==> flow/design.v <==
`timescale 1ns/100ps
module ALU (OPERAND1, OPERAND2, ALU_OP, ALU_RESULT, COMPARATOR);
    input [7:0] OPERAND1, OPERAND2;              
    input [2:0] ALU_OP;                          
    output reg [7:0] ALU_RESULT;                 
    output wire COMPARATOR;                      
    wire [7:0] TEMP_FWD, TEMP_ADD, TEMP_AND, TEMP_OR;  
    assign TEMP_FWD = OPERAND2;  
    assign TEMP_ADD = OPERAND1 + OPERAND2;  
    assign TEMP_AND = OPERAND1 & OPERAND2;  
    assign TEMP_OR =  OPERAND1 | OPERAND2;  
    always @ (*) 
    begin
        case (ALU_OP)
            3'b000: begin ALU_RESULT = TEMP_FWD; end
            3'b001: begin ALU_RESULT = TEMP_ADD; end
            3'b010: begin ALU_RESULT = TEMP_OR; end
            3'b011: begin ALU_RESULT = TEMP_AND; end
            default ALU_RESULT = 8'b0;
        endcase
    end
    assign COMPARATOR = ~(ALU_RESULT[0] | ALU_RESULT[1] | ALU_RESULT[2] | ALU_RESULT[3] | ALU_RESULT[4] | ALU_RESULT[5] |ALU_RESULT[6] | ALU_RESULT[7]);
endmodule
`timescale 1ns/100ps
module REG_file(REGWRITE, REGOUT1, REGOUT2, WRITEREG, READREG1, READREG2, WRITEENABLE, CLK, RESET);
input CLK, RESET, WRITEENABLE;                               
input [7:0] REGWRITE;                                        
input [2:0] WRITEREG, READREG1, READREG2;                    
output wire [7:0] REGOUT1, REGOUT2;                          
integer i;                                                   
reg [7:0] register_array [0:7];
always @ (posedge CLK) begin
    if(RESET) begin
        for(i=0; i<8; i=i+1) begin
            register_array[i] <= 8'd0;
        end
    end
    else if(WRITEENABLE) begin
        register_array[WRITEREG] <= REGWRITE;
    end
end   
assign REGOUT1 =  register_array[READREG1];
assign REGOUT2 =  register_array[READREG2];
endmodule
`timescale 1ns/100ps
module Control_unit(
    INSTRCT_ARRAY, newPC, PC, 
    IM_INPUT, PC_offset, 
    READREG1, READREG2, WRITEREG, ALU_OP, SHIFT_AMOUNT, 
    WRITEENABLE,  ImMUX_SELECT, InvtMUX_SELECT, jump_SELECT, BEQ_SELECT, BNE_SELECT, SELECT_32x1, 
    READENABLE_CACHE, WRITEENABLE_CACHE, CACHE_BUSYWAIT, RegFileInMUX_SEL, INSTRUCT_CACHE_BUSYWAIT, 
    CLK, RESET
);
input CLK, RESET, CACHE_BUSYWAIT, INSTRUCT_CACHE_BUSYWAIT;         
input [31:0] INSTRCT_ARRAY, newPC;                                 
output reg [31:0] PC;            
output reg [2:0]  ALU_OP;        
output reg [2:0] SELECT_32x1;    
output reg ImMUX_SELECT, InvtMUX_SELECT, jump_SELECT, BEQ_SELECT, BNE_SELECT, RegFileInMUX_SEL; 
output wire READENABLE_CACHE, WRITEENABLE_CACHE;   
output wire [2:0] READREG1, READREG2, WRITEREG, SHIFT_AMOUNT;
output wire  [7:0] IM_INPUT, PC_offset;   
output wire WRITEENABLE;                 
reg REG_WRITE, MEM_READ, MEM_WRITE;      
always @ (posedge CLK) begin
  if(RESET) begin
    PC <= 32'd0;
  end
  else if(!(CACHE_BUSYWAIT | INSTRUCT_CACHE_BUSYWAIT)) begin
    PC <= newPC;
  end
end
assign WRITEREG = INSTRCT_ARRAY[18:16];      
assign READREG1 = INSTRCT_ARRAY[10:8];       
assign READREG2 = INSTRCT_ARRAY[2:0];        
assign IM_INPUT = INSTRCT_ARRAY[7:0];        
assign PC_offset = INSTRCT_ARRAY[23:16];     
assign SHIFT_AMOUNT = INSTRCT_ARRAY[2:0];    
assign READENABLE_CACHE = MEM_READ & !INSTRUCT_CACHE_BUSYWAIT;
assign WRITEENABLE_CACHE = MEM_WRITE & !INSTRUCT_CACHE_BUSYWAIT;
assign WRITEENABLE = REG_WRITE & !(CACHE_BUSYWAIT | INSTRUCT_CACHE_BUSYWAIT);
always @ (*) begin
  ALU_OP = 3'b111;
  BNE_SELECT = 1'b0;
  BEQ_SELECT = 1'b0;
  jump_SELECT = 1'b0;
  InvtMUX_SELECT = 1'b0;
  ImMUX_SELECT = 1'b0;
  SELECT_32x1 = 3'b000;
  MEM_READ = 1'b0;
  MEM_WRITE = 1'b0;
  RegFileInMUX_SEL = 1'b0;
  REG_WRITE = 1'b0;
  case(INSTRCT_ARRAY[28:24])
    5'b00000: begin ALU_OP = 3'b000; REG_WRITE = 1'b1; end                                   
    5'b00001: begin ALU_OP = 3'b000; ImMUX_SELECT = 1'b1; REG_WRITE = 1'b1; end              
    5'b00010: begin ALU_OP = 3'b001; REG_WRITE = 1'b1; end                                   
    5'b00011: begin ALU_OP = 3'b001; InvtMUX_SELECT = 1'b1; REG_WRITE = 1'b1; end            
    5'b00100: begin ALU_OP = 3'b010; REG_WRITE = 1'b1; end                                   
    5'b00101: begin ALU_OP = 3'b011; REG_WRITE = 1'b1; end                                   
    5'b00110: begin jump_SELECT = 1'b1; end                                                  
    5'b00111: begin ALU_OP = 3'b001; BEQ_SELECT = 1'b1; InvtMUX_SELECT = 1'b1; end           
    5'b01000: begin ALU_OP = 3'b001; BNE_SELECT = 1'b1; InvtMUX_SELECT = 1'b1; end           
    5'b01001: begin SELECT_32x1 = 3'b001; REG_WRITE = 1'b1; end                              
    5'b01010: begin SELECT_32x1 = 3'b010; REG_WRITE = 1'b1; end                              
    5'b01011: begin SELECT_32x1 = 3'b011; REG_WRITE = 1'b1; end                              
    5'b01100: begin SELECT_32x1 = 3'b100; REG_WRITE = 1'b1; end                              
    5'b01101: begin ALU_OP = 3'b000; ImMUX_SELECT = 1'b1; MEM_READ = 1'b1; RegFileInMUX_SEL = 1'b1; REG_WRITE = 1'b1; end   
    5'b01110: begin ALU_OP = 3'b000; MEM_READ = 1'b1; RegFileInMUX_SEL = 1'b1; REG_WRITE = 1'b1; end                        
    5'b01111: begin ALU_OP = 3'b000; ImMUX_SELECT = 1'b1; MEM_WRITE = 1'b1; RegFileInMUX_SEL = 1'b1; end                    
    5'b10000: begin ALU_OP = 3'b000; MEM_WRITE = 1'b1; RegFileInMUX_SEL = 1'b1; end                                         
    default ;                                                                                
  endcase
end
endmodule
`timescale 1ns/100ps
module Inverter(INPUT, COMPLIMENT);
  input [7:0] INPUT;               
  output reg [7:0] COMPLIMENT;     
  always @ (*) begin
    COMPLIMENT = ~INPUT + 8'b00000001;
  end
endmodule
module Inverter_MUX(INPUT, INVRTD_INPUT, OUTPUT, InvtMUX_SELECT);
  input [7:0] INPUT, INVRTD_INPUT;         
  input InvtMUX_SELECT;                    
  output reg [7:0] OUTPUT;                 
  always @ (*) begin 
    if(InvtMUX_SELECT) begin OUTPUT = INVRTD_INPUT; end
    else begin OUTPUT = INPUT; end
  end
endmodule
module Immediate_MUX(IM_INPUT, INPUT, OUTPUT, ImMUX_SELECT);
  input [7:0] IM_INPUT, INPUT;           
  input ImMUX_SELECT;                    
  output reg [7:0] OUTPUT;               
  always @ (*) begin
    if(ImMUX_SELECT) begin OUTPUT = IM_INPUT; end
    else begin OUTPUT = INPUT; end
  end
endmodule
module PC_incrementer(PC, updatedPC);
  input [31:0] PC;
  output reg [31:0] updatedPC;    
  always @ (*) begin
    updatedPC = PC + 32'd4;
  end
endmodule
module PC_updater(updatedPC, PC_offset, offsettedPC);
  input [31:0] updatedPC;            
  input [7:0] PC_offset;             
  output reg [31:0] offsettedPC;     
  always @ (*) begin
    offsettedPC = updatedPC + {{24{PC_offset[7]}}, PC_offset, 2'b00};
  end
endmodule
module PC_MUX(updatedPC, offsettedPC, PC_SELECT, newPC);
  input [31:0] updatedPC, offsettedPC;         
  input PC_SELECT;                             
  output reg [31:0] newPC;                     
  always @ (*) begin
    if(PC_SELECT) begin
      newPC = offsettedPC;
    end
    else begin newPC = updatedPC; end
  end
endmodule
module SELECT_32x8_MUX(ALU_RESULT, LSL_SHIFTER_OUT, LSR_SHIFTER_OUT, ASR_SHIFTER_OUT, ROR_SHIFTER_OUT, SELECT_32x1, SELECT_32x1_MUXOUT);
  input [7:0] ALU_RESULT, LSL_SHIFTER_OUT, LSR_SHIFTER_OUT, ASR_SHIFTER_OUT, ROR_SHIFTER_OUT;    
  input [2:0] SELECT_32x1;                   
  output reg [7:0] SELECT_32x1_MUXOUT;       
  always @ (*) begin
    if(SELECT_32x1 == 3'b000) begin SELECT_32x1_MUXOUT = ALU_RESULT; end
    else if(SELECT_32x1 == 3'b001) begin SELECT_32x1_MUXOUT = LSL_SHIFTER_OUT; end
    else if(SELECT_32x1 == 3'b010) begin SELECT_32x1_MUXOUT = LSR_SHIFTER_OUT; end
    else if(SELECT_32x1 == 3'b011) begin SELECT_32x1_MUXOUT = ASR_SHIFTER_OUT; end
    else if(SELECT_32x1 == 3'b100) begin SELECT_32x1_MUXOUT = ROR_SHIFTER_OUT; end
    else begin SELECT_32x1_MUXOUT = ALU_RESULT; end
  end
endmodule
module REGIN_MUX(SELECT_32x1_MUXOUT, DataMem_READDATA, RegFileInMUX_SEL, REGWRITE_FINAL);
  input [7:0] SELECT_32x1_MUXOUT, DataMem_READDATA;    
  input RegFileInMUX_SEL;                              
  output reg [7:0] REGWRITE_FINAL;                     
  always @ (*) begin
    if(RegFileInMUX_SEL) begin
      REGWRITE_FINAL = DataMem_READDATA;
    end
    else begin
      REGWRITE_FINAL = SELECT_32x1_MUXOUT;
    end
  end
endmodule
`timescale 1ns/100ps
module MUX_2x1 (INPUT1, INPUT2, OUTPUT, SELECT );
    input INPUT1, INPUT2, SELECT;
    output wire OUTPUT;
    assign OUTPUT = (SELECT) ? INPUT1 : INPUT2;
endmodule
module barrelShifter_LSL( INPUT, SHIFTED_OUTPUT, SHIFT_AMOUNT);        
  input  [7:0] INPUT;                    
  output  [7:0] SHIFTED_OUTPUT;          
  input [2:0] SHIFT_AMOUNT;              
  wire [7:0] INTERIM_1,INTERIM_2;        
  MUX_2x1 MUX_C0R0 (1'b0,  INPUT[0], INTERIM_1[0], SHIFT_AMOUNT[0]); 
  MUX_2x1 MUX_C0R1 (INPUT[0], INPUT[1], INTERIM_1[1], SHIFT_AMOUNT[0]); 
  MUX_2x1 MUX_C0R2 (INPUT[1], INPUT[2], INTERIM_1[2], SHIFT_AMOUNT[0]); 
  MUX_2x1 MUX_C0R3 (INPUT[2], INPUT[3], INTERIM_1[3], SHIFT_AMOUNT[0]); 
  MUX_2x1 MUX_C0R4 (INPUT[3], INPUT[4], INTERIM_1[4], SHIFT_AMOUNT[0]); 
  MUX_2x1 MUX_C0R5 (INPUT[4], INPUT[5], INTERIM_1[5], SHIFT_AMOUNT[0]); 
  MUX_2x1 MUX_C0R6 (INPUT[5], INPUT[6], INTERIM_1[6], SHIFT_AMOUNT[0]); 
  MUX_2x1 MUX_C0R7 (INPUT[6], INPUT[7], INTERIM_1[7], SHIFT_AMOUNT[0]); 
  MUX_2x1 MUX_C1R0 (1'b0  , INTERIM_1[0], INTERIM_2[0], SHIFT_AMOUNT[1]); 
  MUX_2x1 MUX_C1R1 (1'b0  , INTERIM_1[1], INTERIM_2[1], SHIFT_AMOUNT[1]); 
  MUX_2x1 MUX_C1R2 (INTERIM_1[0], INTERIM_1[2], INTERIM_2[2], SHIFT_AMOUNT[1]); 
  MUX_2x1 MUX_C1R3 (INTERIM_1[1], INTERIM_1[3], INTERIM_2[3], SHIFT_AMOUNT[1]); 
  MUX_2x1 MUX_C1R4 (INTERIM_1[2], INTERIM_1[4], INTERIM_2[4], SHIFT_AMOUNT[1]); 
  MUX_2x1 MUX_C1R5 (INTERIM_1[3], INTERIM_1[5], INTERIM_2[5], SHIFT_AMOUNT[1]); 
  MUX_2x1 MUX_C1R6 (INTERIM_1[4], INTERIM_1[6], INTERIM_2[6], SHIFT_AMOUNT[1]); 
  MUX_2x1 MUX_C1R7 (INTERIM_1[5], INTERIM_1[7], INTERIM_2[7], SHIFT_AMOUNT[1]); 
  MUX_2x1 MUX_C2R0 (1'b0  , INTERIM_2[0], SHIFTED_OUTPUT[0], SHIFT_AMOUNT[2]); 
  MUX_2x1 MUX_C2R1 (1'b0  , INTERIM_2[1], SHIFTED_OUTPUT[1], SHIFT_AMOUNT[2]); 
  MUX_2x1 MUX_C2R2 (1'b0  , INTERIM_2[2], SHIFTED_OUTPUT[2], SHIFT_AMOUNT[2]); 
  MUX_2x1 MUX_C2R3 (1'b0  , INTERIM_2[3], SHIFTED_OUTPUT[3], SHIFT_AMOUNT[2]); 
  MUX_2x1 MUX_C2R4 (INTERIM_2[0], INTERIM_2[4], SHIFTED_OUTPUT[4], SHIFT_AMOUNT[2]); 
  MUX_2x1 MUX_C2R5 (INTERIM_2[1], INTERIM_2[5], SHIFTED_OUTPUT[5], SHIFT_AMOUNT[2]); 
  MUX_2x1 MUX_C2R6 (INTERIM_2[2], INTERIM_2[6], SHIFTED_OUTPUT[6], SHIFT_AMOUNT[2]); 
  MUX_2x1 MUX_C2R7 (INTERIM_2[3], INTERIM_2[7], SHIFTED_OUTPUT[7], SHIFT_AMOUNT[2]); 
endmodule
module barrelShifter_LSR( INPUT, SHIFTED_OUTPUT, SHIFT_AMOUNT);        
  input  [7:0] INPUT;                    
  output  [7:0] SHIFTED_OUTPUT;          
  input [2:0] SHIFT_AMOUNT;              
  wire [7:0] INTERIM_1,INTERIM_2;        
  MUX_2x1 MUX_C0R0 (1'b0,  INPUT[7], INTERIM_1[0], SHIFT_AMOUNT[0]); 
  MUX_2x1 MUX_C0R1 (INPUT[7], INPUT[6], INTERIM_1[1], SHIFT_AMOUNT[0]); 
  MUX_2x1 MUX_C0R2 (INPUT[6], INPUT[5], INTERIM_1[2], SHIFT_AMOUNT[0]); 
  MUX_2x1 MUX_C0R3 (INPUT[5], INPUT[4], INTERIM_1[3], SHIFT_AMOUNT[0]); 
  MUX_2x1 MUX_C0R4 (INPUT[4], INPUT[3], INTERIM_1[4], SHIFT_AMOUNT[0]); 
  MUX_2x1 MUX_C0R5 (INPUT[3], INPUT[2], INTERIM_1[5], SHIFT_AMOUNT[0]); 
  MUX_2x1 MUX_C0R6 (INPUT[2], INPUT[1], INTERIM_1[6], SHIFT_AMOUNT[0]); 
  MUX_2x1 MUX_C0R7 (INPUT[1], INPUT[0], INTERIM_1[7], SHIFT_AMOUNT[0]); 
  MUX_2x1 MUX_C1R0 (1'b0  , INTERIM_1[0], INTERIM_2[0], SHIFT_AMOUNT[1]); 
  MUX_2x1 MUX_C1R1 (1'b0  , INTERIM_1[1], INTERIM_2[1], SHIFT_AMOUNT[1]); 
  MUX_2x1 MUX_C1R2 (INTERIM_1[0], INTERIM_1[2], INTERIM_2[2], SHIFT_AMOUNT[1]); 
  MUX_2x1 MUX_C1R3 (INTERIM_1[1], INTERIM_1[3], INTERIM_2[3], SHIFT_AMOUNT[1]); 
  MUX_2x1 MUX_C1R4 (INTERIM_1[2], INTERIM_1[4], INTERIM_2[4], SHIFT_AMOUNT[1]); 
  MUX_2x1 MUX_C1R5 (INTERIM_1[3], INTERIM_1[5], INTERIM_2[5], SHIFT_AMOUNT[1]); 
  MUX_2x1 MUX_C1R6 (INTERIM_1[4], INTERIM_1[6], INTERIM_2[6], SHIFT_AMOUNT[1]); 
  MUX_2x1 MUX_C1R7 (INTERIM_1[5], INTERIM_1[7], INTERIM_2[7], SHIFT_AMOUNT[1]); 
  MUX_2x1 MUX_C2R0 (1'b0  , INTERIM_2[0], SHIFTED_OUTPUT[7], SHIFT_AMOUNT[2]); 
  MUX_2x1 MUX_C2R1 (1'b0  , INTERIM_2[1], SHIFTED_OUTPUT[6], SHIFT_AMOUNT[2]); 
  MUX_2x1 MUX_C2R2 (1'b0  , INTERIM_2[2], SHIFTED_OUTPUT[5], SHIFT_AMOUNT[2]); 
  MUX_2x1 MUX_C2R3 (1'b0  , INTERIM_2[3], SHIFTED_OUTPUT[4], SHIFT_AMOUNT[2]); 
  MUX_2x1 MUX_C2R4 (INTERIM_2[0], INTERIM_2[4], SHIFTED_OUTPUT[3], SHIFT_AMOUNT[2]); 
  MUX_2x1 MUX_C2R5 (INTERIM_2[1], INTERIM_2[5], SHIFTED_OUTPUT[2], SHIFT_AMOUNT[2]); 
  MUX_2x1 MUX_C2R6 (INTERIM_2[2], INTERIM_2[6], SHIFTED_OUTPUT[1], SHIFT_AMOUNT[2]); 
  MUX_2x1 MUX_C2R7 (INTERIM_2[3], INTERIM_2[7], SHIFTED_OUTPUT[0], SHIFT_AMOUNT[2]); 
endmodule
module barrelShifter_ASR( INPUT, SHIFTED_OUTPUT, SHIFT_AMOUNT);        
  input  [7:0] INPUT;                    
  output  [7:0] SHIFTED_OUTPUT;          
  input [2:0] SHIFT_AMOUNT;              
  wire [7:0] INTERIM_1,INTERIM_2;        
  MUX_2x1 MUX_C0R0 (INPUT[7],  INPUT[7], INTERIM_1[0], SHIFT_AMOUNT[0]); 
  MUX_2x1 MUX_C0R1 (INPUT[7], INPUT[6], INTERIM_1[1], SHIFT_AMOUNT[0]); 
  MUX_2x1 MUX_C0R2 (INPUT[6], INPUT[5], INTERIM_1[2], SHIFT_AMOUNT[0]); 
  MUX_2x1 MUX_C0R3 (INPUT[5], INPUT[4], INTERIM_1[3], SHIFT_AMOUNT[0]); 
  MUX_2x1 MUX_C0R4 (INPUT[4], INPUT[3], INTERIM_1[4], SHIFT_AMOUNT[0]); 
  MUX_2x1 MUX_C0R5 (INPUT[3], INPUT[2], INTERIM_1[5], SHIFT_AMOUNT[0]); 
  MUX_2x1 MUX_C0R6 (INPUT[2], INPUT[1], INTERIM_1[6], SHIFT_AMOUNT[0]); 
  MUX_2x1 MUX_C0R7 (INPUT[1], INPUT[0], INTERIM_1[7], SHIFT_AMOUNT[0]); 
  MUX_2x1 MUX_C1R0 (INPUT[7], INTERIM_1[0], INTERIM_2[0], SHIFT_AMOUNT[1]); 
  MUX_2x1 MUX_C1R1 (INPUT[7], INTERIM_1[1], INTERIM_2[1], SHIFT_AMOUNT[1]); 
  MUX_2x1 MUX_C1R2 (INTERIM_1[0], INTERIM_1[2], INTERIM_2[2], SHIFT_AMOUNT[1]); 
  MUX_2x1 MUX_C1R3 (INTERIM_1[1], INTERIM_1[3], INTERIM_2[3], SHIFT_AMOUNT[1]); 
  MUX_2x1 MUX_C1R4 (INTERIM_1[2], INTERIM_1[4], INTERIM_2[4], SHIFT_AMOUNT[1]); 
  MUX_2x1 MUX_C1R5 (INTERIM_1[3], INTERIM_1[5], INTERIM_2[5], SHIFT_AMOUNT[1]); 
  MUX_2x1 MUX_C1R6 (INTERIM_1[4], INTERIM_1[6], INTERIM_2[6], SHIFT_AMOUNT[1]); 
  MUX_2x1 MUX_C1R7 (INTERIM_1[5], INTERIM_1[7], INTERIM_2[7], SHIFT_AMOUNT[1]); 
  MUX_2x1 MUX_C2R0 (INPUT[7], INTERIM_2[0], SHIFTED_OUTPUT[7], SHIFT_AMOUNT[2]); 
  MUX_2x1 MUX_C2R1 (INPUT[7], INTERIM_2[1], SHIFTED_OUTPUT[6], SHIFT_AMOUNT[2]); 
  MUX_2x1 MUX_C2R2 (INPUT[7], INTERIM_2[2], SHIFTED_OUTPUT[5], SHIFT_AMOUNT[2]); 
  MUX_2x1 MUX_C2R3 (INPUT[7], INTERIM_2[3], SHIFTED_OUTPUT[4], SHIFT_AMOUNT[2]); 
  MUX_2x1 MUX_C2R4 (INTERIM_2[0], INTERIM_2[4], SHIFTED_OUTPUT[3], SHIFT_AMOUNT[2]); 
  MUX_2x1 MUX_C2R5 (INTERIM_2[1], INTERIM_2[5], SHIFTED_OUTPUT[2], SHIFT_AMOUNT[2]); 
  MUX_2x1 MUX_C2R6 (INTERIM_2[2], INTERIM_2[6], SHIFTED_OUTPUT[1], SHIFT_AMOUNT[2]); 
  MUX_2x1 MUX_C2R7 (INTERIM_2[3], INTERIM_2[7], SHIFTED_OUTPUT[0], SHIFT_AMOUNT[2]); 
endmodule
`timescale 1ns/100ps
module Rotate_Right(INPUT, SHIFTED_OUTPUT, SHIFT_AMOUNT);
    input [7:0] INPUT;                   
    input [2:0] SHIFT_AMOUNT;            
    output reg [7:0] SHIFTED_OUTPUT;     
    always @ (*) begin
      case(SHIFT_AMOUNT)
        3'b000: begin SHIFTED_OUTPUT = INPUT; end
        3'b001: begin SHIFTED_OUTPUT = {INPUT[0], INPUT[7:1]}; end
        3'b010: begin SHIFTED_OUTPUT = {INPUT[1:0], INPUT[7:2]}; end
        3'b011: begin SHIFTED_OUTPUT = {INPUT[2:0], INPUT[7:3]}; end
        3'b100: begin SHIFTED_OUTPUT = {INPUT[3:0], INPUT[7:4]}; end
        3'b101: begin SHIFTED_OUTPUT = {INPUT[4:0], INPUT[7:5]}; end
        3'b110: begin SHIFTED_OUTPUT = {INPUT[5:0], INPUT[7:6]}; end
        3'b111: begin SHIFTED_OUTPUT = {INPUT[6:0], INPUT[7]}; end
      endcase
    end
endmodule
`timescale 1ns/100ps
module CPU(PC, INSTRCT_ARRAY, CLK, RESET, READENABLE_CACHE, WRITEENABLE_CACHE, ALU_RESULT, REGOUT1, CACHE_READDATA, CACHE_BUSYWAIT, INSTRUCT_CACHE_BUSYWAIT,
           RET_VALID, RF_WE, RF_WADDR, RF_WDATA);
    input [31:0] INSTRCT_ARRAY;                                          
    input CLK, RESET, CACHE_BUSYWAIT, INSTRUCT_CACHE_BUSYWAIT;           
    input [7:0] CACHE_READDATA;                                          
    output [31:0] PC;                    
    output wire READENABLE_CACHE, WRITEENABLE_CACHE;   
    output wire [7:0] ALU_RESULT, REGOUT1;             
    output wire RET_VALID, RF_WE;
    output wire [2:0] RF_WADDR;
    output wire [7:0] RF_WDATA;
    wire [7:0]   REGOUT2, OPERAND1, OPERAND2,   REGWRITE_FINAL;    
    wire [7:0] SHIFT_LSL, SHIFT_LSR, SHIFT_ASR, SHIFT_ROR, LSL_SHIFTER_OUT, LSR_SHIFTER_OUT, ASR_SHIFTER_OUT, ROR_SHIFTER_OUT;
    wire [7:0] COMPLIMENT, Inverter_MUX_OUT, IM_INPUT, PC_offset;
    wire [7:0] SELECT_32x1_MUXOUT;       
    wire [2:0] READREG1, READREG2, WRITEREG, ALU_OP, SHIFT_AMOUNT;
    wire [2:0] SELECT_32x1;                
    wire WRITEENABLE, bneAND_OUT, InvtMUX_SELECT, ImMUX_SELECT, PC_SELECT, COMPARATOR, beqAND_OUT, jump_SELECT, BEQ_SELECT, BNE_SELECT;
    wire RegFileInMUX_SEL;          
    wire [31:0] updatedPC, offsettedPC, newPC;     
    assign SHIFT_LSL = REGOUT1;   
    assign SHIFT_LSR = REGOUT1;   
    assign SHIFT_ASR = REGOUT1;   
    assign  SHIFT_ROR = REGOUT1;     
    PC_incrementer myPC_Incrementer(PC, updatedPC);
    PC_updater myPC_updater(updatedPC, PC_offset, offsettedPC);
    PC_MUX myPC_MUX(updatedPC, offsettedPC, PC_SELECT, newPC);
    Control_unit myControl_unit(
        INSTRCT_ARRAY, newPC, PC, 
        IM_INPUT, PC_offset, 
        READREG1, READREG2, WRITEREG, ALU_OP, SHIFT_AMOUNT, 
        WRITEENABLE,  ImMUX_SELECT, InvtMUX_SELECT, jump_SELECT, BEQ_SELECT, BNE_SELECT, SELECT_32x1, 
        READENABLE_CACHE, WRITEENABLE_CACHE, CACHE_BUSYWAIT, RegFileInMUX_SEL, INSTRUCT_CACHE_BUSYWAIT, 
        CLK, RESET );
    REG_file myREG_file(REGWRITE_FINAL, REGOUT1, REGOUT2, WRITEREG, READREG1, READREG2, WRITEENABLE, CLK, RESET);
    Inverter myInverter(REGOUT2, COMPLIMENT);
    Inverter_MUX myInverter_MUX(REGOUT2, COMPLIMENT, Inverter_MUX_OUT, InvtMUX_SELECT);
    Immediate_MUX myImmediate_MUX(IM_INPUT, Inverter_MUX_OUT, OPERAND2, ImMUX_SELECT); 
    barrelShifter_LSL myBarrelShifter_LSL(SHIFT_LSL, LSL_SHIFTER_OUT, SHIFT_AMOUNT);
    barrelShifter_LSR myBarrelShifter_LSR(SHIFT_LSR, LSR_SHIFTER_OUT, SHIFT_AMOUNT);
    barrelShifter_ASR myBarrelShifter_ASR(SHIFT_ASR, ASR_SHIFTER_OUT, SHIFT_AMOUNT);
    Rotate_Right myRotate_Right(SHIFT_ROR, ROR_SHIFTER_OUT, SHIFT_AMOUNT);
    ALU myALU(REGOUT1, OPERAND2, ALU_OP, ALU_RESULT, COMPARATOR);
    SELECT_32x8_MUX mySELECT_32x8_MUX(ALU_RESULT, LSL_SHIFTER_OUT, LSR_SHIFTER_OUT, ASR_SHIFTER_OUT, ROR_SHIFTER_OUT, SELECT_32x1, SELECT_32x1_MUXOUT);
    REGIN_MUX myREGIN_MUX(SELECT_32x1_MUXOUT, CACHE_READDATA, RegFileInMUX_SEL, REGWRITE_FINAL);
    and myAND_BEQ(beqAND_OUT, COMPARATOR, BEQ_SELECT);
    and myAND_BNE(bneAND_OUT, ~COMPARATOR, BNE_SELECT); 
    or myOR(PC_SELECT, beqAND_OUT, bneAND_OUT, jump_SELECT);
    assign RET_VALID = !(CACHE_BUSYWAIT | INSTRUCT_CACHE_BUSYWAIT);
    assign RF_WE = WRITEENABLE;
    assign RF_WADDR = WRITEREG;
    assign RF_WDATA = REGWRITE_FINAL;
endmodule
`timescale 1ns/100ps
module Cache_Controller(ADDRESS, CACHE_WRITEDATA, MEM_READDATA, MEM_BUSYWAIT, READENABLE_CACHE, WRITEENABLE_CACHE,
                        MEM_ADDRESS, MEM_WRITEDATA, READENABLE_MEM, WRITEENABLE_MEM, CACHE_BUSYWAIT, CACHE_READDATA,
                        CLK, RESET);
    input CLK, RESET;
    input READENABLE_CACHE, WRITEENABLE_CACHE, MEM_BUSYWAIT;
    input [7:0] CACHE_WRITEDATA, ADDRESS;
    input [31:0] MEM_READDATA;
    output wire CACHE_BUSYWAIT ; 
    output reg READENABLE_MEM, WRITEENABLE_MEM;
    output reg [7:0] CACHE_READDATA;
    output reg [31:0] MEM_WRITEDATA;
    output reg [5:0] MEM_ADDRESS;
    wire Cache_HIT;                      
    reg [31:0] Cache_table [7:0];        
    reg [2:0] Tag_array [7:0];           
    reg [7:0] ValidBit_array;            
    reg [7:0] DirtyBit_array;            
    wire [2:0] TAG;
    wire VALID, DIRTY;
    assign TAG = Tag_array[ADDRESS[4:2]];             
    assign VALID = ValidBit_array[ADDRESS[4:2]];      
    assign DIRTY = DirtyBit_array[ADDRESS[4:2]];      
    assign Cache_HIT = (TAG == ADDRESS[7:5] && VALID) ? 1'b1 : 1'b0;
    assign CACHE_BUSYWAIT = (READENABLE_CACHE || WRITEENABLE_CACHE) && !Cache_HIT;
    always @ (*) begin
        case(ADDRESS[1:0])
            2'b00: begin CACHE_READDATA = Cache_table[ADDRESS[4:2]][7:0]; end
            2'b01: begin CACHE_READDATA = Cache_table[ADDRESS[4:2]][15:8]; end
            2'b10: begin CACHE_READDATA = Cache_table[ADDRESS[4:2]][23:16]; end
            default: begin CACHE_READDATA = Cache_table[ADDRESS[4:2]][31:24]; end
        endcase
    end  
    parameter IDLE = 2'b00, MEM_READ = 2'b01, MEM_WRITEBACK = 2'b10;
    reg [1:0] state, next_state;
    always @ (*)
    begin
        case (state)
            IDLE:
                if((READENABLE_CACHE || WRITEENABLE_CACHE) && !DIRTY && !Cache_HIT)  
                    next_state = MEM_READ;
                else if((READENABLE_CACHE || WRITEENABLE_CACHE) && DIRTY && !Cache_HIT)
                    next_state = MEM_WRITEBACK;
                else
                    next_state = IDLE;
            MEM_READ:
                if (!MEM_BUSYWAIT)
                    next_state = IDLE;
                else  
                    next_state = MEM_READ;
            MEM_WRITEBACK:
                if(!MEM_BUSYWAIT)
                    next_state = MEM_READ;
                else
                    next_state = MEM_WRITEBACK;
            default:
                next_state = IDLE;
        endcase
    end
    always @ (*)
    begin
        case(state)
            MEM_READ: 
            begin
                READENABLE_MEM = 1'b1;                       
                WRITEENABLE_MEM = 1'b0;                      
                MEM_ADDRESS = ADDRESS[7:2];                  
                MEM_WRITEDATA = 32'd0;
            end
            MEM_WRITEBACK:
            begin
                READENABLE_MEM = 1'b0;                       
                WRITEENABLE_MEM = 1'b1;                      
                MEM_ADDRESS = {TAG, ADDRESS[4:2]};           
                MEM_WRITEDATA = Cache_table[ADDRESS[4:2]];   
            end
            default:
            begin
                READENABLE_MEM = 1'b0;                       
                WRITEENABLE_MEM = 1'b0;                      
                MEM_ADDRESS = 6'd0;
                MEM_WRITEDATA = 32'd0;
            end
        endcase
    end
    always @(posedge CLK)
    begin
        if(RESET) begin
            state <= IDLE;
            ValidBit_array <= 8'd0;
            DirtyBit_array <= 8'd0;
        end
        else begin
            state <= next_state;
            if(state == IDLE && Cache_HIT && WRITEENABLE_CACHE)
                DirtyBit_array[ADDRESS[4:2]] <= 1'b1;
            if(state == MEM_READ && !MEM_BUSYWAIT) begin
                DirtyBit_array[ADDRESS[4:2]] <= 1'b0;
                ValidBit_array[ADDRESS[4:2]] <= 1'b1;
            end
        end
    end
    always @(posedge CLK)
    begin
        if(!RESET) begin
            if(state == IDLE && Cache_HIT && WRITEENABLE_CACHE) begin
                case(ADDRESS[1:0])
                    2'b11: begin Cache_table[ADDRESS[4:2]][31:24] <= CACHE_WRITEDATA; end
                    2'b10: begin Cache_table[ADDRESS[4:2]][23:16] <= CACHE_WRITEDATA; end
                    2'b01: begin Cache_table[ADDRESS[4:2]][15:8] <= CACHE_WRITEDATA; end
                    default: begin Cache_table[ADDRESS[4:2]][7:0] <= CACHE_WRITEDATA; end
                endcase
            end
            if(state == MEM_READ && !MEM_BUSYWAIT) begin
                Cache_table[ADDRESS[4:2]] <= MEM_READDATA;
                Tag_array[ADDRESS[4:2]] <= ADDRESS[7:5];
            end
        end
    end
endmodule
`timescale 1ns/100ps
module Instruct_Cache_Controller(INSTRUCT_ADDRESS, INSTRUCT_MEM_BUSYWAIT, INSTRUCT_MEM_READDATA, INSTRUCT_CACHE_BUSYWAIT, INSTRUCT_MEM_READENABLE, INSTRUCTION, INSTRUCT_MEM_ADDRESS, CLK, RESET);
    input CLK, RESET;
    input INSTRUCT_MEM_BUSYWAIT; 
    input [9:0] INSTRUCT_ADDRESS;
    input [127:0] INSTRUCT_MEM_READDATA;
    output wire INSTRUCT_CACHE_BUSYWAIT;
    output reg INSTRUCT_MEM_READENABLE;
    output reg [31:0] INSTRUCTION;
    output reg [5:0] INSTRUCT_MEM_ADDRESS;
    wire Cache_HIT;                     
    reg [127:0] Cache_table [7:0];        
    reg [2:0] Tag_array [7:0];           
    reg [7:0] ValidBit_array;            
    wire [2:0] TAG;
    wire VALID;
    assign TAG = Tag_array[INSTRUCT_ADDRESS[6:4]];             
    assign VALID = ValidBit_array[INSTRUCT_ADDRESS[6:4]];      
    assign Cache_HIT = (TAG == INSTRUCT_ADDRESS[9:7] && VALID) ? 1'b1 : 1'b0;
    assign INSTRUCT_CACHE_BUSYWAIT = !Cache_HIT;
    always @ (*) begin
        case(INSTRUCT_ADDRESS[3:2])
            2'b00: begin INSTRUCTION = Cache_table[INSTRUCT_ADDRESS[6:4]][31:0]; end
            2'b01: begin INSTRUCTION = Cache_table[INSTRUCT_ADDRESS[6:4]][63:32]; end
            2'b10: begin INSTRUCTION = Cache_table[INSTRUCT_ADDRESS[6:4]][95:64]; end
            default: begin INSTRUCTION = Cache_table[INSTRUCT_ADDRESS[6:4]][127:96]; end
        endcase
    end  
    always @ (posedge CLK) begin
        if(RESET) begin
            ValidBit_array <= 8'd0;
            INSTRUCT_MEM_READENABLE <= 1'b0;
            INSTRUCT_MEM_ADDRESS <= 6'd0;
        end
        else if(INSTRUCT_MEM_READENABLE) begin
            if(!INSTRUCT_MEM_BUSYWAIT) begin
                ValidBit_array[INSTRUCT_ADDRESS[6:4]] <= 1'b1;                   
                INSTRUCT_MEM_READENABLE <= 1'b0;                                 
            end
        end
        else if(!Cache_HIT) begin
            INSTRUCT_MEM_READENABLE <= 1'b1;
            INSTRUCT_MEM_ADDRESS <= INSTRUCT_ADDRESS[9:4];
        end
    end
    always @ (posedge CLK) begin
        if(!RESET && INSTRUCT_MEM_READENABLE && !INSTRUCT_MEM_BUSYWAIT) begin
            Cache_table[INSTRUCT_ADDRESS[6:4]] <= INSTRUCT_MEM_READDATA;    
            Tag_array[INSTRUCT_ADDRESS[6:4]] <= INSTRUCT_ADDRESS[9:7];      
        end
    end
endmodule
`timescale 1ns/100ps
module cpu_system(
    input          clk,
    input          reset,
    output         imem_read,
    output [5:0]   imem_addr,
    input  [127:0] imem_rdata,
    input          imem_busywait,
    output         dmem_read,
    output         dmem_write,
    output [5:0]   dmem_addr,
    output [31:0]  dmem_wdata,
    input  [31:0]  dmem_rdata,
    input          dmem_busywait,
    output         ret_valid,
    output [31:0]  ret_pc,
    output         ret_rf_we,
    output [2:0]   ret_rf_waddr,
    output [7:0]   ret_rf_wdata
);
    wire [31:0] PC, INSTRUCTION;
    wire [7:0] ALU_RESULT, REGOUT1, CACHE_READDATA;
    wire READENABLE_CACHE, WRITEENABLE_CACHE, CACHE_BUSYWAIT, INSTRUCT_CACHE_BUSYWAIT;
    CPU myCPU(PC, INSTRUCTION, clk, reset, READENABLE_CACHE, WRITEENABLE_CACHE, ALU_RESULT, REGOUT1, CACHE_READDATA, CACHE_BUSYWAIT, INSTRUCT_CACHE_BUSYWAIT,
              ret_valid, ret_rf_we, ret_rf_waddr, ret_rf_wdata);
    Instruct_Cache_Controller myInstruct_Cache_Controller(PC[9:0], imem_busywait, imem_rdata, INSTRUCT_CACHE_BUSYWAIT, imem_read, INSTRUCTION, imem_addr, clk, reset);
    Cache_Controller myCache_Controller(ALU_RESULT, REGOUT1, dmem_rdata, dmem_busywait, READENABLE_CACHE, WRITEENABLE_CACHE,
                                        dmem_addr, dmem_wdata, dmem_read, dmem_write, CACHE_BUSYWAIT, CACHE_READDATA,
                                        clk, reset);
    assign ret_pc = PC;
endmodule
# Reports on cpu_system
# What the tools print for cpu_system, step after step.
# Lines are those of the file above, counted from 1.
# Operators: Yosys type, input widths -> output width; for muxes data width and select width s.
# Library cell names are shortened.
design:
  design: "cpu_system"
  clock: "clk"
  cell_library: "sky130hd"
  corner: "tt_025C_1v80"

# Elaborated design
# Counts by Yosys on the flattened word-level netlist (proc, flatten, opt, wreduce; memories kept). Print and check cells are left out.
# Memory sizes are those after Yosys's memory passes, which may raise the word count (mostly to a power of two), join words into wider ones and drop unused or constant bits.
word_totals:
  wordCells: 250
  latch_bits: 0
  ramBits: 1392
  register_bits: 65
  mem_bits_ro: 480
  out_inout_bits: 92
  mem_count: 6
  inputBits: 164
op_classes:
  logic: 36
  div: 0
  add_sub_neg: 6
  reduce_and_logical: 29
  n_eq: 23
  cmp: 0
  n_shift: 6
  muxes: 137
  multipliers: 0
memory_table:
  columns: ["name", "words", "width", "line_no", "source"]
  rows:
  - ["myInstruct_Cache_Controller.Cache_table", 8, 128, 493, "reg [127:0] Cache_table [7:0];"]
  - ["(no name shown)", 32, 15, 94, "case(INSTRCT_ARRAY[28:24])"]
  - ["myCache_Controller.Cache_table", 8, 32, 376, "reg [31:0] Cache_table [7:0];"]
  - ["myCPU.myREG_file.register_array", 8, 8, 31, "reg [7:0] register_array [0:7];"]
  - ["myCache_Controller.Tag_array", 8, 3, 377, "reg [2:0] Tag_array [7:0];"]
  - ["myInstruct_Cache_Controller.Tag_array", 8, 3, 494, "reg [2:0] Tag_array [7:0];"]
ops:
  columns: ["op", "count"]
  rows:
  - ["$mux 32", 16]
  - ["$mux 8", 17]
  - ["$mux 128", 1]
  - ["$pmux 29 s3", 1]
  - ["$mux 1", 82]
  - ["$pmux 8 s8", 1]
  - ["$and 8x8->8", 5]
  - ["$or 8x8->8", 5]
  - ["$mux 3", 12]
  - ["$add 32x3->32 const B", 1]
  - ["$add 32x32->32", 1]
  - ["$pmux 8 s4", 1]
  - ["$shift 1x4->8 const A", 3]
  - ["$shiftx 8x3->1", 3]
  - ["$not 8->8", 3]
  - ["$pmux 8 s3", 1]
  - ["$eq 3x2->1 const B", 6]
  - ["$eq 3x3->1 const B", 5]
  - ["$or 1x1->1", 14]
  - ["$logic_and 1x1->1", 12]
  - ["$pmux 6 s2", 1]
  - ["$eq 3x1->1 const B", 3]
  - ["$logic_not 3->1", 3]
  - ["$eq 2x2->1 const B", 4]
  - ["$neg 3->4", 2]
  - ["$add 8x1->8 const B", 1]
  - ["$add 8x8->8", 1]
  - ["$logic_not 1->1", 7]
# Not listed: further kinds 10, cells in them 25.

# Longest topological paths
# Depth = most cells in a row (Yosys ltp): at word level without a register or memory, in the mapped netlist without a sequential cell, where the memories' decode and read muxes count.
depth:
  word_depth: 20
  abc_area: 0
  depth_mapped: 37
  depth_no_buf: 33

# Synthesis result
# The flow's flattened synthesis, as Yosys stat reports it; memories are mapped. The netlist is that of the ABC_AREA named above (0 if unset); the other value can give another one.
# Totals and module areas in this step are rounded.
by_type:
  columns: ["type", "count", "area_total_um2"]
  rows:
  - ["edfxtp_1", 1136, 3.41E+04]
  - ["mux4_2", 189, 4.26E+03]
  - ["mux2i_1", 193, 1.93E+03]
  - ["nand2_1", 449, 1.69E+03]
  - ["dfxtp_1", 67, 1.34E+03]
  - ["ha_1", 64, 800.768]
  - ["nor2_1", 175, 656.88]
  - ["a21oi_1", 125, 625.6]
  - ["nand3_1", 87, 435.418]
  - ["xnor2_1", 44, 385.37]
  - ["nor4_1", 60, 375.36]
  - ["mux2_2", 33, 371.606]
  - ["a211oi_1", 47, 352.838]
  - ["o21ai_0", 63, 315.302]
  - ["clkbuf_1", 75, 281.52]
  - ["nor3_1", 56, 280.269]
  - ["buf_2", 52, 260.25]
  - ["and3_1", 37, 231.472]
# Not listed: further types 99, cells in them 635.
mapped:
  stdcells: 3587
  synth_area_um2: 53650
  seqArea_um2: 35450
  flip_flops: 1203
  buf_cells: 200
# By module: a second synthesis without flattening, with its own total; a netlist apart from the flattened one above.
hier_totals:
  hier_cells: 4307
  hier_area_um2: 64670
# Rows give one instance, submodules left out.
by_module:
  columns: ["module", "mod_seq_area_um2", "mod_area_um2", "n_cells", "instances"]
  rows:
  - ["Instruct_Cache_Controller", 31770, 40420, 2281, 1]
  - ["Cache_Controller", 8788, 12700, 826, 1]
  - ["REG_file", 1922, 3526, 222, 1]
  - ["Control_unit", 640.6, 1660, 217, 1]
  - ["PC_updater", 0.0, 1564, 218, 1]
  - ["MUX_2x1", 0.0, 15.0, 1, 72]
  - ["ALU", 0.0, 862.1, 117, 1]
  - ["PC_incrementer", 0.0, 620.6, 88, 1]
  - ["SELECT_32x8_MUX", 0.0, 619.3, 94, 1]
  - ["PC_MUX", 0.0, 544.3, 36, 1]
  - ["Rotate_Right", 0.0, 523.0, 86, 1]
  - ["Inverter", 0.0, 137.6, 18, 1]
  - ["Immediate_MUX", 0.0, 131.4, 9, 1]
  - ["Inverter_MUX", 0.0, 131.4, 9, 1]
# Modules not listed: 6.

# Path before layout
# Path of least setup slack by OpenSTA after synthesis, without wires, with an ideal clock, recovery checks aside; 20% of the period is set as input and as output delay. Where synthesis merged equal registers, the netlist keeps one of their names.
synth_path:
  kind: "input to register"
  start: "in reset"
  end: "mem myInstruct_Cache_Controller.Cache_table[1][0]"
  n_path_buf: 1
  setup_time_ps: 678
  stages: 4
  arrival_time_ps: 9153
  in_delay_ps: 2000
  slack_ps: 170
  t_first_pin_ps: 2000
  delay_ps: 7831
  clock_period_ps: 10000
  t_required_ps: 9322
  synth_period_reached_ps: 9830
# "delay_ps" is the arrival time less input delay plus setup time.
# "stages" counts driving pins, that of a launching flip-flop among them; a cell with two outputs on the path counts twice.
# "synth_period_reached_ps" is the clock period less the worst setup slack; recovery checks do not enter. This is arithmetic on one report: input and output delays are still those of the set period (20% each).
# Between the ends stands the longest chain of elaborated cells between them, by number of cells; it is not shown to be the way that was timed. Of several equally long chains one is given.
# A line is the first line of the expression or statement that the cell stems from. Yosys adds cells for indexed reads and writes and turns some case tables into memories.
# The path ends at the enable pin of a flip-flop; only ways to that pin are counted.
synth_between:
  cell_sequence: "clkbuf_1 > nor2_1 > nand2_1 > nor3_1"
  elab_chain_len: 4
  cells_between: 5
  cone_classes: "2 x mux; 3 x reduce/logical"
synth_lines:
  columns: ["item", "line_no", "source"]
  rows:
  - ["start, declared", 537, "input          reset,"]
  - ["$logic_not 1->1", 528, "if(!RESET && INSTRUCT_MEM_READENABLE && !INSTRUCT_MEM_BUSYWAIT) begin"]
  - ["$logic_and 1x1->1 x2", 528, null]
  - ["$mux 3", 528, null]
  - ["end, declared", 493, "reg [127:0] Cache_table [7:0];"]

# Timing after layout
# Path of least setup slack in the final report of record 1 (OpenROAD, finished layout, wires in). Where an end is a register, its clock arrival counts in the times.
# The path's times are printed in steps of 10 ps; the period is the one set.
layout_path:
  kind: "register to output"
  start: "reg (no name shown)"
  end: "out ret_rf_wdata[5]"
  stages: 32
  t_first_pin_ps: 780
  clock_period_ps: 16200
  output_delay_ps: 3240
  slack_ps: 3700
  n_path_buf: 6
  t_required_ps: 12960
  arrival_time_ps: 9260
layout_between:
  cell_sequence: "dfxtp_4 > buf_12 > mux2i_1 > o22ai_1 > or4_1 > a221oi_4 > nor2_1 > buf_4 > mux4_2 > ha_1 > or2_1 > o21a_1 > o221ai_2 > inv_1 > ha_1 > nor2b_1 > o21ai_0 > nand2b_1 > xor2_1 > nand3_1 > o221a_4 > o21ai_4 > buf_4 > bufbuf_16 > mux2i_1 > o21ai_0 > a222oi_1 > mux2i_1 > a221oi_4 > buf_12 > inv_2 > clkdlybuf4s50_1"
layout_lines:
  columns: ["item", "line_no", "source"]
  rows:
  - ["end, declared", 552, "output [7:0]   ret_rf_wdata"]
# No chain of elaborated cells between the ends is given.

# Flow measurements of cpu_system on sky130hd: 6 stored runs with different settings, listed in no order. Input and output delays are each 20% of the period that was set; the output load is 0.01 pF.
# "achieved_period_ps": clock period set for the run, less the worst setup slack. It is reckoned from that one timing run; input and output delays stay at 20% of the period that was set.
# By "worst_path_time_ps" is meant the share of the clock period that the worst setup path is allowed (20% is reserved at inputs, 20% at outputs), minus its slack. Clock arrival times at its registers enter into it.
# "worst_path_time_ps" is given in steps of 10 ps.
# The results are shown rounded.
runs:
  - name: "record 1"
    settings:
      CELL_PAD_IN_SITES_GLOBAL_PLACEMENT: 1
      CORE_ASPECT_RATIO: 1.79
      CORE_UTILIZATION: 17
      GPL_ROUTABILITY_DRIVEN: 1
      PLACE_DENSITY: 0.53
      SETUP_SLACK_MARGIN: 3.56
      TNS_END_PERCENT: 35
      period_ns: 16.2
      CAP_MARGIN: 20
      CORE_MARGIN: 2
      SLEW_MARGIN: 20
    results:
      yosys.chip_area_um2: 53650
      die_um2: 320300
      post_route_stdcell_area_um2: 66350
      fin_util_pct: 21.1
      worst_setup_slack_ps: 3695
      total_negative_slack_ps: 0
      timing.hold.ws_ps: 464
      achieved_period_ps: 12505
      worst_path_time_ps: 9260
      path_kind: "register to output"
  - name: "record 2"
    settings:
      ABC_AREA: 1
      CAP_MARGIN: 30
      CELL_PAD_IN_SITES_DETAIL_PLACEMENT: 2
      CORE_ASPECT_RATIO: 1.27
      CORE_UTILIZATION: 68
      GPL_ROUTABILITY_DRIVEN: 0
      GPL_TIMING_DRIVEN: 1
      HOLD_SLACK_MARGIN: 0.18
      MIN_ROUTING_LAYER: "met2"
      PLACE_DENSITY_LB_ADDON: 0.16
      SETUP_SLACK_MARGIN: -0.32
      SLEW_MARGIN: 10
      TNS_END_PERCENT: 25
      period_ns: 5.6
      CORE_MARGIN: 2
    outcome: "unfinished; error DPL-0033 in placement"
  - name: "record 3"
    settings:
      ABC_AREA: 1
      CELL_PAD_IN_SITES_DETAIL_PLACEMENT: 1
      CELL_PAD_IN_SITES_GLOBAL_PLACEMENT: 1
      CORE_UTILIZATION: 46
      CTS_CLUSTER_SIZE: 34
      GPL_ROUTABILITY_DRIVEN: 1
      GPL_TIMING_DRIVEN: 0
      MAX_ROUTING_LAYER: "met4"
      MIN_ROUTING_LAYER: "met1"
      PLACE_DENSITY: 0.61
      TNS_END_PERCENT: 30
      period_ns: 15.1
      CAP_MARGIN: 20
      CORE_MARGIN: 2
      SLEW_MARGIN: 20
    results:
      yosys.chip_area_um2: 56060
      die_um2: 124700
      post_route_stdcell_area_um2: 65830
      fin_util_pct: 54.2
      worst_setup_slack_ps: 1849
      total_negative_slack_ps: 0
      timing.hold.ws_ps: 451
      achieved_period_ps: 13251
      worst_path_time_ps: 10230
      path_kind: "register to output"
  - name: "record 4"
    settings:
      ABC_AREA: 1
      CELL_PAD_IN_SITES_DETAIL_PLACEMENT: 1
      CELL_PAD_IN_SITES_GLOBAL_PLACEMENT: 1
      CORE_MARGIN: 7
      CORE_UTILIZATION: 42
      CTS_CLUSTER_SIZE: 34
      GPL_ROUTABILITY_DRIVEN: 1
      GPL_TIMING_DRIVEN: 0
      MAX_ROUTING_LAYER: "met4"
      MIN_ROUTING_LAYER: "met1"
      PLACE_DENSITY: 0.61
      SETUP_SLACK_MARGIN: 4.09
      TNS_END_PERCENT: 30
      period_ns: 15.1
      CAP_MARGIN: 20
      SLEW_MARGIN: 20
    results:
      yosys.chip_area_um2: 56060
      die_um2: 143900
      post_route_stdcell_area_um2: 67210
      fin_util_pct: 50.9
      worst_setup_slack_ps: 4325
      total_negative_slack_ps: 0
      timing.hold.ws_ps: 447
      achieved_period_ps: 10775
      worst_path_time_ps: 7760
      path_kind: "register to output"
  - name: "record 5"
    settings:
      ABC_AREA: 1
      CAP_MARGIN: 30
      CELL_PAD_IN_SITES_DETAIL_PLACEMENT: 2
      CORE_ASPECT_RATIO: 1.27
      CORE_UTILIZATION: 68
      CTS_CLUSTER_SIZE: 41
      GPL_ROUTABILITY_DRIVEN: 0
      GPL_TIMING_DRIVEN: 1
      HOLD_SLACK_MARGIN: 0.18
      MIN_ROUTING_LAYER: "met2"
      PLACE_DENSITY_LB_ADDON: 0.16
      SETUP_SLACK_MARGIN: -0.32
      SLEW_MARGIN: 35
      TNS_END_PERCENT: 25
      period_ns: 5.6
      CORE_MARGIN: 2
    outcome: "unfinished; error DPL-0033 in placement"
  - name: "record 6"
    settings:
      CELL_PAD_IN_SITES_GLOBAL_PLACEMENT: 1
      CORE_UTILIZATION: 46
      CTS_CLUSTER_SIZE: 34
      GPL_ROUTABILITY_DRIVEN: 0
      GPL_TIMING_DRIVEN: 0
      MAX_ROUTING_LAYER: "met4"
      MIN_ROUTING_LAYER: "met1"
      PLACE_DENSITY: 0.61
      TNS_END_PERCENT: 30
      period_ns: 15.1
      CAP_MARGIN: 20
      CORE_MARGIN: 2
      SLEW_MARGIN: 20
    results:
      yosys.chip_area_um2: 53650
      die_um2: 119400
      post_route_stdcell_area_um2: 63730
      fin_util_pct: 55.0
      worst_setup_slack_ps: 409
      total_negative_slack_ps: 0
      timing.hold.ws_ps: 468
      achieved_period_ps: 14691
      worst_path_time_ps: 11670
      path_kind: "register to output"
